==> flow/design.v <==
module LASER (
    input CLK,
    input RST,
    input [3:0] X,
    input [3:0] Y,
    output reg [3:0] C1X,
    output reg [3:0] C1Y,
    output reg [3:0] C2X,
    output reg [3:0] C2Y,
    output reg DONE);
  parameter DATA_WIDTH      = 4;
  parameter VALID_POINT_NUM = 40;
  parameter VALID_POINT_NUM_BY_FOUR = 10;
  parameter ITER_NUM        = 4;
  parameter VALID_PTS_WIDTH       = 6;
  parameter RADIUS = 4;
  integer idx,depth;
  reg[6:0] currentState, nextState;
  localparam IDLE         = 7'b0000001;
  localparam RD_DATA      = 7'b0000010;
  localparam FIRST_TRY_C1 = 7'b0000100;
  localparam FIND_C2      = 7'b0001000;
  localparam FIND_C1      = 7'b0010000;
  localparam EVAL         = 7'b0100000;
  localparam FINISH         = 7'b1000000;
  wire state_IDLE         = currentState[0];
  wire state_RD_DATA      = currentState[1];
  wire state_FIRST_TRY_C1 = currentState[2];
  wire state_FIND_C2      = currentState[3];
  wire state_FIND_C1      = currentState[4];
  wire state_EVAL         = currentState[5];
  wire state_DONE         = currentState[6];
  reg[5:0] valid_pts_cnt;
  reg[DATA_WIDTH-1:0] row_ptr,col_ptr;
  reg[2:0] iters_cnt ;
  wire[1:0] rd_data_in_switch = valid_pts_cnt[1:0];
  reg[VALID_PTS_WIDTH-1:0] curr_valid_Num_acc_ff;
  reg[VALID_PTS_WIDTH-1:0] best_Num_ff;
  reg[DATA_WIDTH-1:0] bestC1X_ff,bestC1Y_ff,bestC2X_ff,bestC2Y_ff;
  reg[DATA_WIDTH-1:0] valid_pts_X_cir_buf[0:VALID_POINT_NUM_BY_FOUR-1][0:3];
  reg[DATA_WIDTH-1:0] valid_pts_Y_cir_buf[0:VALID_POINT_NUM_BY_FOUR-1][0:3];
  reg [VALID_PTS_WIDTH-1:0] det_inside_C1;
  reg [VALID_PTS_WIDTH-1:0] det_inside_C2;
  reg [VALID_PTS_WIDTH-1:0] curr_valid_Num_acc_wr;
  wire[3:0] pt_is_in;
  wire[DATA_WIDTH-1:0] current_validX1 = valid_pts_X_cir_buf[VALID_POINT_NUM_BY_FOUR-1][0];
  wire[DATA_WIDTH-1:0] current_validY1 = valid_pts_Y_cir_buf[VALID_POINT_NUM_BY_FOUR-1][0];
  wire[DATA_WIDTH-1:0] current_validX2 = valid_pts_X_cir_buf[VALID_POINT_NUM_BY_FOUR-1][1];
  wire[DATA_WIDTH-1:0] current_validY2 = valid_pts_Y_cir_buf[VALID_POINT_NUM_BY_FOUR-1][1];
  wire[DATA_WIDTH-1:0] current_validX3 = valid_pts_X_cir_buf[VALID_POINT_NUM_BY_FOUR-1][2];
  wire[DATA_WIDTH-1:0] current_validY3 = valid_pts_Y_cir_buf[VALID_POINT_NUM_BY_FOUR-1][2];
  wire[DATA_WIDTH-1:0] current_validX4 = valid_pts_X_cir_buf[VALID_POINT_NUM_BY_FOUR-1][3];
  wire[DATA_WIDTH-1:0] current_validY4 = valid_pts_Y_cir_buf[VALID_POINT_NUM_BY_FOUR-1][3];
  wire rd_data_done_f        = valid_pts_cnt == (VALID_POINT_NUM-1) && state_RD_DATA;
  wire valid_pts_traversed_f = valid_pts_cnt == (VALID_POINT_NUM_BY_FOUR-1) &&
       (state_FIND_C1 || state_FIND_C2 || state_FIRST_TRY_C1) ;
  wire first_try_done_f      = row_ptr == 15 && col_ptr == 15
       && state_FIRST_TRY_C1 && valid_pts_traversed_f;
  wire find_C2_done_f      = row_ptr == 15 && col_ptr == 15 && state_FIND_C2;
  wire find_C1_done_f      = row_ptr == 15 && col_ptr == 15 && state_FIND_C1;
  wire value_converged_f   = curr_valid_Num_acc_ff == best_Num_ff && state_EVAL;
  wire iters_done_f        = iters_cnt == ITER_NUM-1;
  always @(posedge CLK)
  begin
    if(RST)
    begin
      currentState <= RD_DATA;
    end
    else
    begin
      currentState <= nextState;
    end
  end
  always @(*)
  begin
    case (currentState)
      IDLE    :
      begin
        nextState            = RD_DATA;
      end
      RD_DATA :
      begin
        nextState            = rd_data_done_f   ? FIRST_TRY_C1 : RD_DATA;
      end
      FIRST_TRY_C1 :
      begin
        nextState            = first_try_done_f ? FIND_C2 : FIRST_TRY_C1;
      end
      FIND_C2 :
      begin
        nextState            = find_C2_done_f ? FIND_C1 : FIND_C2;
      end
      FIND_C1 :
      begin
        nextState            =  find_C1_done_f ? EVAL : FIND_C1;
      end
      EVAL    :
      begin
        nextState            = (iters_done_f || value_converged_f) ? FINISH:FIND_C2;
      end
      FINISH    :
      begin
        nextState            = IDLE;
      end
      default :
      begin
        nextState            = IDLE;
      end
    endcase
  end
  always @(posedge CLK)
  begin
    if(RST)
    begin
      row_ptr <= 0;
      col_ptr <= 0;
    end
    else if(state_IDLE || currentState != nextState)
    begin
      row_ptr <= 0;
      col_ptr <= 0;
    end
    else
    begin
      if(first_try_done_f || find_C1_done_f || find_C2_done_f)
      begin
        row_ptr  <= 0;
        col_ptr  <= 0;
      end
      else
      begin
        row_ptr  <= (col_ptr == 15) && valid_pts_traversed_f ?
                 row_ptr+1 : row_ptr ;
        col_ptr  <= valid_pts_traversed_f ?
                 ((col_ptr==15) ? 0 :col_ptr+1) : col_ptr;
      end
    end
  end
  always @(posedge CLK)
  begin
    if(RST)
    begin
      valid_pts_cnt <= 0;
    end
    else if(state_IDLE || currentState != nextState || valid_pts_traversed_f)
    begin
      valid_pts_cnt <= 0;
    end
    else if(state_RD_DATA)
    begin
      valid_pts_cnt <= valid_pts_cnt + 1;
    end
    else if(state_FIND_C1 || state_FIND_C2 || state_FIRST_TRY_C1)
    begin
      valid_pts_cnt <= valid_pts_cnt + 1;
    end
    else
    begin
      valid_pts_cnt <= valid_pts_cnt;
    end
  end
  always @(posedge CLK)
  begin
    if(RST)
    begin
      iters_cnt <= 0;
    end
    else if(state_IDLE)
    begin
      iters_cnt <= 0;
    end
    else if(find_C1_done_f)
    begin
      iters_cnt <= iters_cnt + 1;
    end
    else
    begin
      ;
    end
  end
  always @(posedge CLK)
  begin
    if(state_RD_DATA)
    begin
      for ( depth = 0 ; depth < 4 ; depth = depth + 1)
        for(idx = 1 ; idx < VALID_POINT_NUM_BY_FOUR ; idx = idx+1)
        begin
          if(rd_data_in_switch==2'b00)
          begin
            valid_pts_X_cir_buf[idx][depth] <= valid_pts_X_cir_buf[idx-1][depth];
            valid_pts_Y_cir_buf[idx][depth] <= valid_pts_Y_cir_buf[idx-1][depth];
          end
        end
      case(rd_data_in_switch)
        2'b00:
        begin
          valid_pts_X_cir_buf[0][0] <= X;
          valid_pts_Y_cir_buf[0][0] <= Y;
        end
        2'b01:
        begin
          valid_pts_X_cir_buf[0][1] <= X;
          valid_pts_Y_cir_buf[0][1] <= Y;
        end
        2'b10:
        begin
          valid_pts_X_cir_buf[0][2] <= X;
          valid_pts_Y_cir_buf[0][2] <= Y;
        end
        2'b11:
        begin
          valid_pts_X_cir_buf[0][3] <= X;
          valid_pts_Y_cir_buf[0][3] <= Y;
        end
        default:
        begin
          valid_pts_X_cir_buf[0][0] <= 0;
          valid_pts_Y_cir_buf[0][0] <= 0;
        end
      endcase
    end
    else if((state_FIND_C1 || state_FIRST_TRY_C1 || state_FIND_C2))
    begin
      for(depth = 0 ;depth < 4 ; depth= depth + 1)
        for(idx = 1 ; idx < VALID_POINT_NUM_BY_FOUR ; idx = idx+1)
        begin
          valid_pts_X_cir_buf[idx][depth] <= valid_pts_X_cir_buf[idx-1][depth];
          valid_pts_Y_cir_buf[idx][depth] <= valid_pts_Y_cir_buf[idx-1][depth];
          valid_pts_X_cir_buf[0][depth] <= valid_pts_X_cir_buf[VALID_POINT_NUM_BY_FOUR-1][depth];
          valid_pts_Y_cir_buf[0][depth] <= valid_pts_Y_cir_buf[VALID_POINT_NUM_BY_FOUR-1][depth];
        end
    end
    else
    begin
      ;
    end
  end
  always @(posedge CLK)
  begin
    if(RST)
    begin
      bestC1X_ff <= 0;
      bestC1Y_ff <= 0;
      bestC2X_ff <= 0;
      bestC2Y_ff <= 0;
      best_Num_ff <= 0;
    end
    else if(state_IDLE)
    begin
      bestC1X_ff <= 0;
      bestC1Y_ff <= 0;
      bestC2X_ff <= 0;
      bestC2Y_ff <= 0;
      best_Num_ff <= 0;
    end
    else if(state_FIRST_TRY_C1 || state_FIND_C1)
    begin
      if(curr_valid_Num_acc_wr >= best_Num_ff)
      begin
        bestC1X_ff <= col_ptr;
        bestC1Y_ff <= row_ptr;
        best_Num_ff <= curr_valid_Num_acc_wr;
      end
      else
      begin
        ;
      end
    end
    else if(state_FIND_C2)
    begin
      if(curr_valid_Num_acc_wr >= best_Num_ff)
      begin
        bestC2X_ff <= col_ptr;
        bestC2Y_ff <= row_ptr;
        best_Num_ff <= curr_valid_Num_acc_wr;
      end
      else
      begin
        ;
      end
    end
    else
    begin
      bestC1X_ff <= bestC1X_ff;
      bestC1Y_ff <= bestC1Y_ff;
      bestC2X_ff <= bestC2X_ff;
      bestC2Y_ff <= bestC2Y_ff;
      best_Num_ff <= best_Num_ff;
    end
  end
  always @(posedge CLK)
  begin
    if(RST)
    begin
      C1X <= 0;
      C1Y <= 0;
      C2X <= 0;
      C2Y <= 0;
      DONE <= 0;
    end
    else if(state_IDLE)
    begin
      C1X <= 0;
      C1Y <= 0;
      C2X <= 0;
      C2Y <= 0;
      DONE <= 0;
    end
    else if(state_DONE)
    begin
      C1X <= bestC1X_ff;
      C1Y <= bestC1Y_ff;
      C2X <= bestC2X_ff;
      C2Y <= bestC2Y_ff;
      DONE <= 1;
    end
    else
    begin
      ;
    end
  end
  reg[DATA_WIDTH-1:0] C1_Xin;
  reg[DATA_WIDTH-1:0] C1_Yin;
  wire[DATA_WIDTH-1:0] C1_Xin_feed = C1_Xin;
  wire[DATA_WIDTH-1:0] C1_Yin_feed = C1_Yin;
  reg[DATA_WIDTH-1:0] C2_Xin;
  reg[DATA_WIDTH-1:0] C2_Yin;
  wire[DATA_WIDTH-1:0] C2_Xin_feed = C2_Xin;
  wire[DATA_WIDTH-1:0] C2_Yin_feed = C2_Yin;
  always @(*)
  begin:DET_IN_INPUTS
    if(state_FIRST_TRY_C1)
    begin
      C1_Xin = col_ptr;
      C1_Yin = row_ptr;
      C2_Xin = col_ptr;
      C2_Yin = row_ptr;
    end
    else if(state_FIND_C1)
    begin
      C1_Xin = col_ptr;
      C1_Yin = row_ptr;
      C2_Xin = bestC2X_ff;
      C2_Yin = bestC2Y_ff;
    end
    else if(state_FIND_C2)
    begin
      C1_Xin = bestC1X_ff;
      C1_Yin = bestC1Y_ff;
      C2_Xin = col_ptr;
      C2_Yin = row_ptr;
    end
    else
    begin
      C1_Xin = 0;
      C1_Yin = 0;
      C2_Xin = 0;
      C2_Yin = 0;
    end
  end
  always @(posedge CLK )
  begin
    if(RST)
    begin
      curr_valid_Num_acc_ff <= 0;
    end
    else if(state_IDLE || valid_pts_traversed_f||currentState!=nextState)
    begin
      curr_valid_Num_acc_ff <= 0;
    end
    else if(state_FIND_C1 || state_FIND_C2 || state_FIRST_TRY_C1)
    begin
      curr_valid_Num_acc_ff <= curr_valid_Num_acc_wr;
    end
    else
    begin
      curr_valid_Num_acc_ff <= curr_valid_Num_acc_ff;
    end
  end
  always @(*)
  begin
    curr_valid_Num_acc_wr = (pt_is_in[0] + pt_is_in[1]) + (pt_is_in[2] +pt_is_in[3])
                          + curr_valid_Num_acc_ff;
  end
  det_inside
    #(
      .RADIUS (RADIUS )
    )
    u_det_inside0(
      .circle1X (C1_Xin_feed ),
      .circle1Y (C1_Yin_feed ),
      .circle2X (C2_Xin_feed ),
      .circle2Y (C2_Yin_feed ),
      .validX   (current_validX1),
      .validY   (current_validY1),
      .pt_is_in (pt_is_in[0] )
    );
  det_inside
    #(
      .RADIUS (RADIUS )
    )
    u_det_inside1(
      .circle1X (C1_Xin_feed ),
      .circle1Y (C1_Yin_feed ),
      .circle2X (C2_Xin_feed ),
      .circle2Y (C2_Yin_feed ),
      .validX   (current_validX2),
      .validY   (current_validY2),
      .pt_is_in (pt_is_in[1] )
    );
  det_inside
    #(
      .RADIUS (RADIUS )
    )
    u_det_inside2(
      .circle1X (C1_Xin_feed ),
      .circle1Y (C1_Yin_feed ),
      .circle2X (C2_Xin_feed ),
      .circle2Y (C2_Yin_feed ),
      .validX   (current_validX3   ),
      .validY   (current_validY3  ),
      .pt_is_in (pt_is_in[2] )
    );
  det_inside
    #(
      .RADIUS (RADIUS )
    )
    u_det_inside3(
      .circle1X (C1_Xin_feed ),
      .circle1Y (C1_Yin_feed ),
      .circle2X (C2_Xin_feed ),
      .circle2Y (C2_Yin_feed ),
      .validX   (current_validX4   ),
      .validY   (current_validY4   ),
      .pt_is_in (pt_is_in[3] )
    );
endmodule
module det_inside(input[3:0] circle1X,
                    input[3:0] circle1Y,
                    input[3:0] circle2X,
                    input[3:0] circle2Y,
                    input[3:0] validX,
                    input[3:0] validY,
                    output pt_is_in);
  parameter RADIUS = 4;
  reg det_inside_C1,det_inside_C2;
  wire signed[4:0] dispC1X = validX - circle1X;
  reg[3:0] absDispC1X;
  wire signed[4:0] dispC1Y = validY - circle1Y;
  reg[3:0] absDispC1Y;
  wire signed[4:0] dispC2X = validX - circle2X;
  reg[3:0] absDispC2X;
  wire signed[4:0] dispC2Y = validY - circle2Y;
  reg[3:0] absDispC2Y;
  always @(*)
  begin: absoulute
    if(dispC1X > 0)
    begin
      absDispC1X = dispC1X;
    end
    else
    begin
      absDispC1X = ~dispC1X+1;
    end
    if(dispC1Y > 0)
    begin
      absDispC1Y = dispC1Y;
    end
    else
    begin
      absDispC1Y = ~dispC1Y+1;
    end
    if(dispC2X > 0)
    begin
      absDispC2X = dispC2X;
    end
    else
    begin
      absDispC2X = ~dispC2X+1;
    end
    if(dispC2Y > 0)
    begin
      absDispC2Y = dispC2Y;
    end
    else
    begin
      absDispC2Y = ~dispC2Y+1;
    end
  end
  always@(*)
  begin: DET_INSIDE
    det_inside_C1 = ((absDispC1X == RADIUS) && (absDispC1Y == 0))
                  || ((absDispC1X == 0) && (absDispC1Y == RADIUS))
                  || (((absDispC1X <= RADIUS - 1) && (absDispC1Y <= RADIUS - 1))
                      && ~((absDispC1X == RADIUS - 1) && (absDispC1Y == RADIUS - 1)));
    det_inside_C2 = ((absDispC2X == RADIUS) && (absDispC2Y == 0))
                  || ((absDispC2X == 0) && (absDispC2Y == RADIUS))
                  || (((absDispC2X <= RADIUS - 1) && (absDispC2Y <= RADIUS - 1))
                      && ~((absDispC2X == RADIUS - 1) && (absDispC2Y == RADIUS - 1)));
  end
  assign pt_is_in = det_inside_C1 || det_inside_C2;
endmodule
From RTL to reports: LASER
Tool output for the design above, in the order of the flow.
Lines are those of the file above, counted from 1.
Cell names lack the library's common part.
{ "inputs": {"top": "LASER", "clock_port": "CLK", "cell_library": "sky130hd", "corner": "tt_025C_1v80"} }

Elaborated design
Source: Yosys, flattened and elaborated. Widths are those after wreduce. Registers that Yosys merges into a memory's read port (data or address) are not register bits. Print and check cells do not count. Equal cells are merged and count once.
{ "word_totals": {"elab_cells": 636, "output_inout_bits": 17, "regBits": 389, "inputBits": 10} }
{ "op_classes": {"addsub": 40, "n_eq": 52, "compare": 33, "reduce_logical": 110, "bitwise": 25, "muxes": 280} }
{ "op_table": {"columns": ["operator", "count"], "rows": [
  ["two-way mux 4 bit", 270],
  ["subtractor 4 x 4 -> 5 bit", 16],
  ["greater-than comparator 5 x 1 -> 1 bit with constant B", 16],
  ["adder 4 x 2 -> 4 bit with constant B", 16],
  ["<= comparator 4 x 2 -> 1 bit with constant B", 16],
  ["== test 4 x 2 -> 1 bit with constant B", 16],
  ["== test 4 x 3 -> 1 bit with constant B", 16],
  ["NOT 4 bit", 16],
  ["logical NOT 4 bit", 16],
  ["logical AND 1 bit", 49],
  ["case mux 7 bit (select 6 bit)", 1],
  ["two-way mux 6 bit", 6],
  ["logical OR 1 bit", 31],
  ["AND reduction 2 bit", 5],
  ["NOT 1 bit", 9],
  ["inequality test 2 x 1 -> 1 bit with constant B", 4],
  ["adder 4 x 1 -> 4 bit with constant B", 2],
  ["== test 4 bit with constant B", 2],
  ["== test 7 x 1 -> 1 bit with constant B", 1],
  ["== test 7 x 2 -> 1 bit with constant B", 1],
  ["== test 7 x 3 -> 1 bit with constant B", 1],
  ["== test 7 x 4 -> 1 bit with constant B", 1],
  ["== test 7 x 5 -> 1 bit with constant B", 1],
  ["== test 7 x 6 -> 1 bit with constant B", 1],
  ["inequality test 7 bit", 1],
  ["two-way mux 7 bit", 1],
  ["nonzero test 2 bit", 3],
  ["OR reduction 2 bit", 3]
]} }
Other operator kinds: 17; their cells: 19.

Longest topological paths
Depth = most cells in a row (Yosys ltp): at word level without a register or memory, in the mapped netlist without a sequential cell, where the memories' decode and read muxes count.
{ "logic_depth": {"word_depth": 20, "abc_area": 1, "mapped_depth": 41, "depth_no_buf": 39} }

Mapped cells and area
Source: synth_stat.txt of the flow (Yosys; design flattened, memories mapped). It holds for the ABC_AREA given above (unset counts as 0); a run with the other value may have another netlist.
Totals and module areas in this step are rounded.
{ "by_type": {"columns": ["type", "count", "type_area_um2"], "rows": [
  ["edfxtp_1", 320, 9.61E+03],
  ["nand2_1", 472, 1.77E+03],
  ["dfxtp_1", 69, 1.38E+03],
  ["ha_1", 99, 1.24E+03],
  ["inv_1", 255, 957.168],
  ["nand3_1", 162, 810.778],
  ["nor2_1", 128, 480.461],
  ["o21ai_0", 65, 325.312],
  ["a21oi_1", 54, 270.259],
  ["nand4_1", 28, 175.168],
  ["xor2_1", 19, 166.41],
  ["o21bai_1", 17, 127.622],
  ["nand2_2", 20, 125.12],
  ["xnor2_1", 9, 78.826],
  ["fa_1", 3, 60.058],
  ["a211oi_1", 7, 52.55],
  ["clkbuf_1", 13, 48.797],
  ["xor2_2", 3, 48.797]
]} }
Other cell types: 31; their cells: 69.
{ "mapped": {"mapped_cells": 1812, "sequential_area_mm2": 0.011, "buf_cells": 17, "mapped_area_mm2": 0.018, "flip_flops": 389} }

Worst setup path after synthesis
Path of least setup slack by OpenSTA after synthesis, without wires, with an ideal clock, recovery checks aside; 20% of the period is set as input and as output delay. Where synthesis merged equal registers, the netlist keeps one of their names.
{ "synth_path": {"path_kind": "register to register", "from": "register currentState[4]", "to": "register valid_pts_X_cir_buf", "setup_ns": 2.229, "required_ns": 4.271, "t_arrival_ns": 5.995, "delay_ns": 8.224, "driving_pins": 9, "path_slack_ns": -1.724, "path_buffers": 2, "period_ns": 6.5, "t_first_pin_ns": 0.000, "period_less_setup_slack_ns": 8.224} }
"delay_ns" = arrival - input delay + setup time.
"driving_pins": output pins that drive a net of the path, with the launching flip-flop's if there is one; two outputs of one cell count as two.
"period_less_setup_slack_ns" is the clock period less the worst setup slack; recovery checks do not enter. This is arithmetic on one report: input and output delays are still those of the set period (20% each).
An end named without its bit number is one bit of that signal or, where synthesis recoded a state register, one of its new flip-flops.
Between the ends stands the longest chain of elaborated cells between them, by number of cells; it is not shown to be the way that was timed. Of several equally long chains one is given.
A line is the first line of the expression or statement that the cell stems from. Yosys adds cells for indexed reads and writes and turns some case tables into memories.
At most two assigning lines are given for a register; there are more.
Only ways into the end's enable, where the timed path ends, are counted here.
{ "synth_via": {"cell_sequence": "dfxtp_1 > buf_4 > inv_2 > nand2_4 > nor2_2 > inv_2 > clkbuf_1 > nand2_1 > nand2_1", "elab_chain_cells": 4, "cells_between": 4, "classes_between": "4 x reduce/logical"} }
{ "synth_lines": {"columns": ["element", "line", "rtl"], "rows": [
  ["start, declared", 18, "reg[6:0] currentState, nextState;"],
  ["start, assigned", 67, "currentState <= RD_DATA;"],
  ["start, assigned", 71, "currentState <= nextState;"],
  ["logical OR 1 bit (2 in a row)", 222, "else if((state_FIND_C1 || state_FIRST_TRY_C1 || state_FIND_C2))"],
  ["nonzero test 2 bit", null, null],
  ["AND reduction 2 bit", null, null],
  ["end, assigned", 227, "valid_pts_X_cir_buf[idx][depth] <= valid_pts_X_cir_buf[idx-1][depth];"],
  ["end, assigned", 229, "valid_pts_X_cir_buf[0][depth] <= valid_pts_X_cir_buf[VALID_POINT_NUM_BY_FOUR-1][depth];"],
  ["end, declared", 40, "reg[DATA_WIDTH-1:0] valid_pts_X_cir_buf[0:VALID_POINT_NUM_BY_FOUR-1][0:3];"]
]} }

Worst path after layout
Path of least setup slack in the final report of stored run 1 (OpenROAD, finished layout, wires in). Where an end is a register, its clock arrival counts in the times.
{ "layout_path": {"path_kind": "register to register", "from": "register currentState[4]", "to": "register (name not given)", "t_arrival_ns": 7.23, "path_slack_ns": 3.68, "path_buffers": 0, "required_ns": 10.91, "period_ns": 10.5, "setup_ns": 0.15, "t_first_pin_ns": 0.56, "driving_pins": 34} }
Between the ends stands the longest chain of elaborated cells between them, by number of cells; it is not shown to be the way that was timed. Of several equally long chains one is given.
{ "layout_via": {"cell_sequence": "dfxtp_1 > inv_2 > nor2_4 > nand2_1 > nand2_1 > nand2_1 > nand2_1 > inv_1 > ha_1 > inv_1 > ha_1 > inv_1 > nor2_1 > nand2_1 > nand3_1 > nand3_1 > o21ai_1 > nand2_1 > a21oi_1 > fa_1 > fa_1 > inv_1 > fa_1 > ha_1 > a21boi_0 > o21ai_0 > a21boi_0 > o21a_1 > o21ai_0 > nand2_1 > nand2_1 > clkinv_1 > nor2_1 > a211oi_1", "elab_chain_cells": 17, "cells_between": 227, "classes_between": "36 x add/sub; 33 x compare; 32 x eq/ne; 24 x mux; 24 x logic; 78 x reduce/logical"} }
{ "layout_lines": {"columns": ["element", "line", "rtl"], "rows": [
  ["start, declared", 18, "reg[6:0] currentState, nextState;"],
  ["start, assigned", 67, "currentState <= RD_DATA;"],
  ["start, assigned", 71, "currentState <= nextState;"],
  ["two-way mux 4 bit", 339, "else if(state_FIND_C1)"],
  ["two-way mux 4 bit", 332, "if(state_FIRST_TRY_C1)"],
  ["subtractor 4 x 4 -> 5 bit", 447, "wire signed[4:0] dispC1X = validX - circle1X;"],
  ["NOT 4 bit", 463, "absDispC1X = ~dispC1X+1;"],
  ["adder 4 x 2 -> 4 bit", 463, null],
  ["two-way mux 4 bit", 457, "if(dispC1X > 0)"],
  ["== test 4 x 2 -> 1 bit", 495, "&& ~((absDispC1X == RADIUS - 1) && (absDispC1Y == RADIUS - 1)));"],
  ["[... 3 more ...]", null, null],
  ["logical OR 1 bit", 492, "det_inside_C1 = ((absDispC1X == RADIUS) && (absDispC1Y == 0))"],
  ["logical OR 1 bit", 501, "assign pt_is_in = det_inside_C1 || det_inside_C2;"],
  ["adder 1 x 1 -> 2 bit", 382, "curr_valid_Num_acc_wr = (pt_is_in[0] + pt_is_in[1]) + (pt_is_in[2] +pt_is_in[3])"],
  ["adder 2 x 2 -> 3 bit", 382, null],
  ["adder 3 x 6 -> 6 bit", 382, null],
  ["greater-or-equal comparator 6 bit", 258, null],
  ["AND reduction 2 bit", null, null],
  ["end, assigned", 261, null],
  ["end, assigned", 285, null],
  ["end, declared", 39, null]
]} }
Some nets on the timed path still bear RTL names; the line given drives or declares the net.
{ "layout_nets": {"columns": ["signal", "line"], "rows": [
  ["curr_valid_Num_acc_wr[1]", 382]
]} }

==> runs of LASER <==
Design LASER on sky130hd. What follows are 6 stored runs of the flow, each under its own settings; their order means nothing. The constraints put input and output delay at 20% of the set period each and load the outputs with 0.01 pF.
"period achieved": clock period set for the run, less the worst setup slack. It is reckoned from that one timing run; input and output delays stay at 20% of the period that was set.
"critical setup path time" means the part of the period allowed to the worst setup path (the constraints hold back 20% at inputs and 20% at outputs) less its slack; where the path has registers, the arrival times of their clocks count too.
"power consumption" rests on the timing tool's default activity at the inputs, not on a simulated workload.
Values from the reports are rounded here.

==> stored run 1: settings <==
{ "ABC_AREA": 1, "CORE_UTILIZATION": 33, "CTS_CLUSTER_DIAMETER": 129, "GPL_TIMING_DRIVEN": 1, "MIN_ROUTING_LAYER": "met2", "PLACE_DENSITY": 0.6, "period_ns": 10.5, "CAP_MARGIN": 20, "CORE_MARGIN": 2, "SLEW_MARGIN": 20 }
==> stored run 1: results <==
chip area after synthesis (Yosys): 0.018 mm^2
utilization: 38%
standard-cell area after routing: 0.021 mm^2
die footprint: 0.057 mm^2
power consumption: 6.2 mW
critical setup path time: 6.82 ns
kind of the worst setup path: register to register
summed negative setup slack: 0.000 ns
setup slack of the critical path: 3.7 ns
period achieved: 6.817 ns
worst-case hold slack: 0.40 ns

==> stored run 2: settings <==
{ "SETUP_SLACK_MARGIN": 1.41, "period_ns": 6.32, "CAP_MARGIN": 20, "CORE_MARGIN": 2, "CORE_UTILIZATION": 40, "SLEW_MARGIN": 20 }
==> stored run 2: results <==
chip area after synthesis (Yosys): 0.018 mm^2
utilization: 48%
standard-cell area after routing: 0.021 mm^2
die footprint: 0.046 mm^2
power consumption: 11 mW
critical setup path time: 6.10 ns
kind of the worst setup path: register to register
summed negative setup slack: 0.000 ns
setup slack of the critical path: 0.22 ns
period achieved: 6.097 ns
worst-case hold slack: 0.41 ns

==> stored run 3: settings <==
{ "CELL_PAD_IN_SITES_GLOBAL_PLACEMENT": 2, "CORE_MARGIN": 8, "CORE_UTILIZATION": 26, "CTS_CLUSTER_SIZE": 93, "PLACE_DENSITY_LB_ADDON": 0.05, "SETUP_SLACK_MARGIN": -0.55, "period_ns": 5.84, "CAP_MARGIN": 20, "SLEW_MARGIN": 20 }
==> stored run 3: results <==
chip area after synthesis (Yosys): 0.018 mm^2
utilization: 34%
standard-cell area after routing: 0.023 mm^2
die footprint: 0.077 mm^2
power consumption: 13 mW
critical setup path time: 6.30 ns
kind of the worst setup path: register to register
summed negative setup slack: -9.7 ns
setup slack of the critical path: -0.46 ns
period achieved: 6.300 ns
worst-case hold slack: 0.41 ns

==> stored run 4: settings <==
{ "ABC_AREA": 1, "CAP_MARGIN": 0, "CELL_PAD_IN_SITES_DETAIL_PLACEMENT": 1, "CTS_CLUSTER_SIZE": 15, "GPL_ROUTABILITY_DRIVEN": 1, "GPL_TIMING_DRIVEN": 0, "HOLD_SLACK_MARGIN": 0.14, "MIN_ROUTING_LAYER": "met2", "PLACE_DENSITY": 0.79, "SLEW_MARGIN": 20, "period_ns": 9.96, "CORE_MARGIN": 2, "CORE_UTILIZATION": 40 }
==> stored run 4: results <==
chip area after synthesis (Yosys): 0.018 mm^2
utilization: 45%
standard-cell area after routing: 0.021 mm^2
die footprint: 0.047 mm^2
power consumption: 6.7 mW
critical setup path time: 8.30 ns
kind of the worst setup path: register to register
summed negative setup slack: 0.000 ns
setup slack of the critical path: 1.7 ns
period achieved: 8.304 ns
worst-case hold slack: 0.41 ns

==> stored run 5: settings <==
{ "period_ns": 7.33, "CAP_MARGIN": 20, "CORE_MARGIN": 2, "CORE_UTILIZATION": 40, "SLEW_MARGIN": 20 }
==> stored run 5: results <==
chip area after synthesis (Yosys): 0.018 mm^2
utilization: 46%
standard-cell area after routing: 0.02 mm^2
die footprint: 0.046 mm^2
power consumption: 9.4 mW
critical setup path time: 6.95 ns
kind of the worst setup path: register to register
summed negative setup slack: 0.000 ns
setup slack of the critical path: 0.38 ns
period achieved: 6.945 ns
worst-case hold slack: 0.41 ns

==> stored run 6: settings <==
{ "CELL_PAD_IN_SITES_DETAIL_PLACEMENT": 1, "CTS_CLUSTER_SIZE": 15, "GPL_ROUTABILITY_DRIVEN": 1, "GPL_TIMING_DRIVEN": 0, "HOLD_SLACK_MARGIN": 0.16, "MIN_ROUTING_LAYER": "met2", "PLACE_DENSITY": 0.79, "SLEW_MARGIN": 20, "period_ns": 9.96, "CAP_MARGIN": 20, "CORE_MARGIN": 2, "CORE_UTILIZATION": 40 }
==> stored run 6: results <==
chip area after synthesis (Yosys): 0.018 mm^2
utilization: 46%
standard-cell area after routing: 0.02 mm^2
die footprint: 0.046 mm^2
power consumption: 7.2 mW
critical setup path time: 8.89 ns
kind of the worst setup path: register to register
summed negative setup slack: 0.000 ns
setup slack of the critical path: 1.1 ns
period achieved: 8.892 ns
worst-case hold slack: 0.41 ns
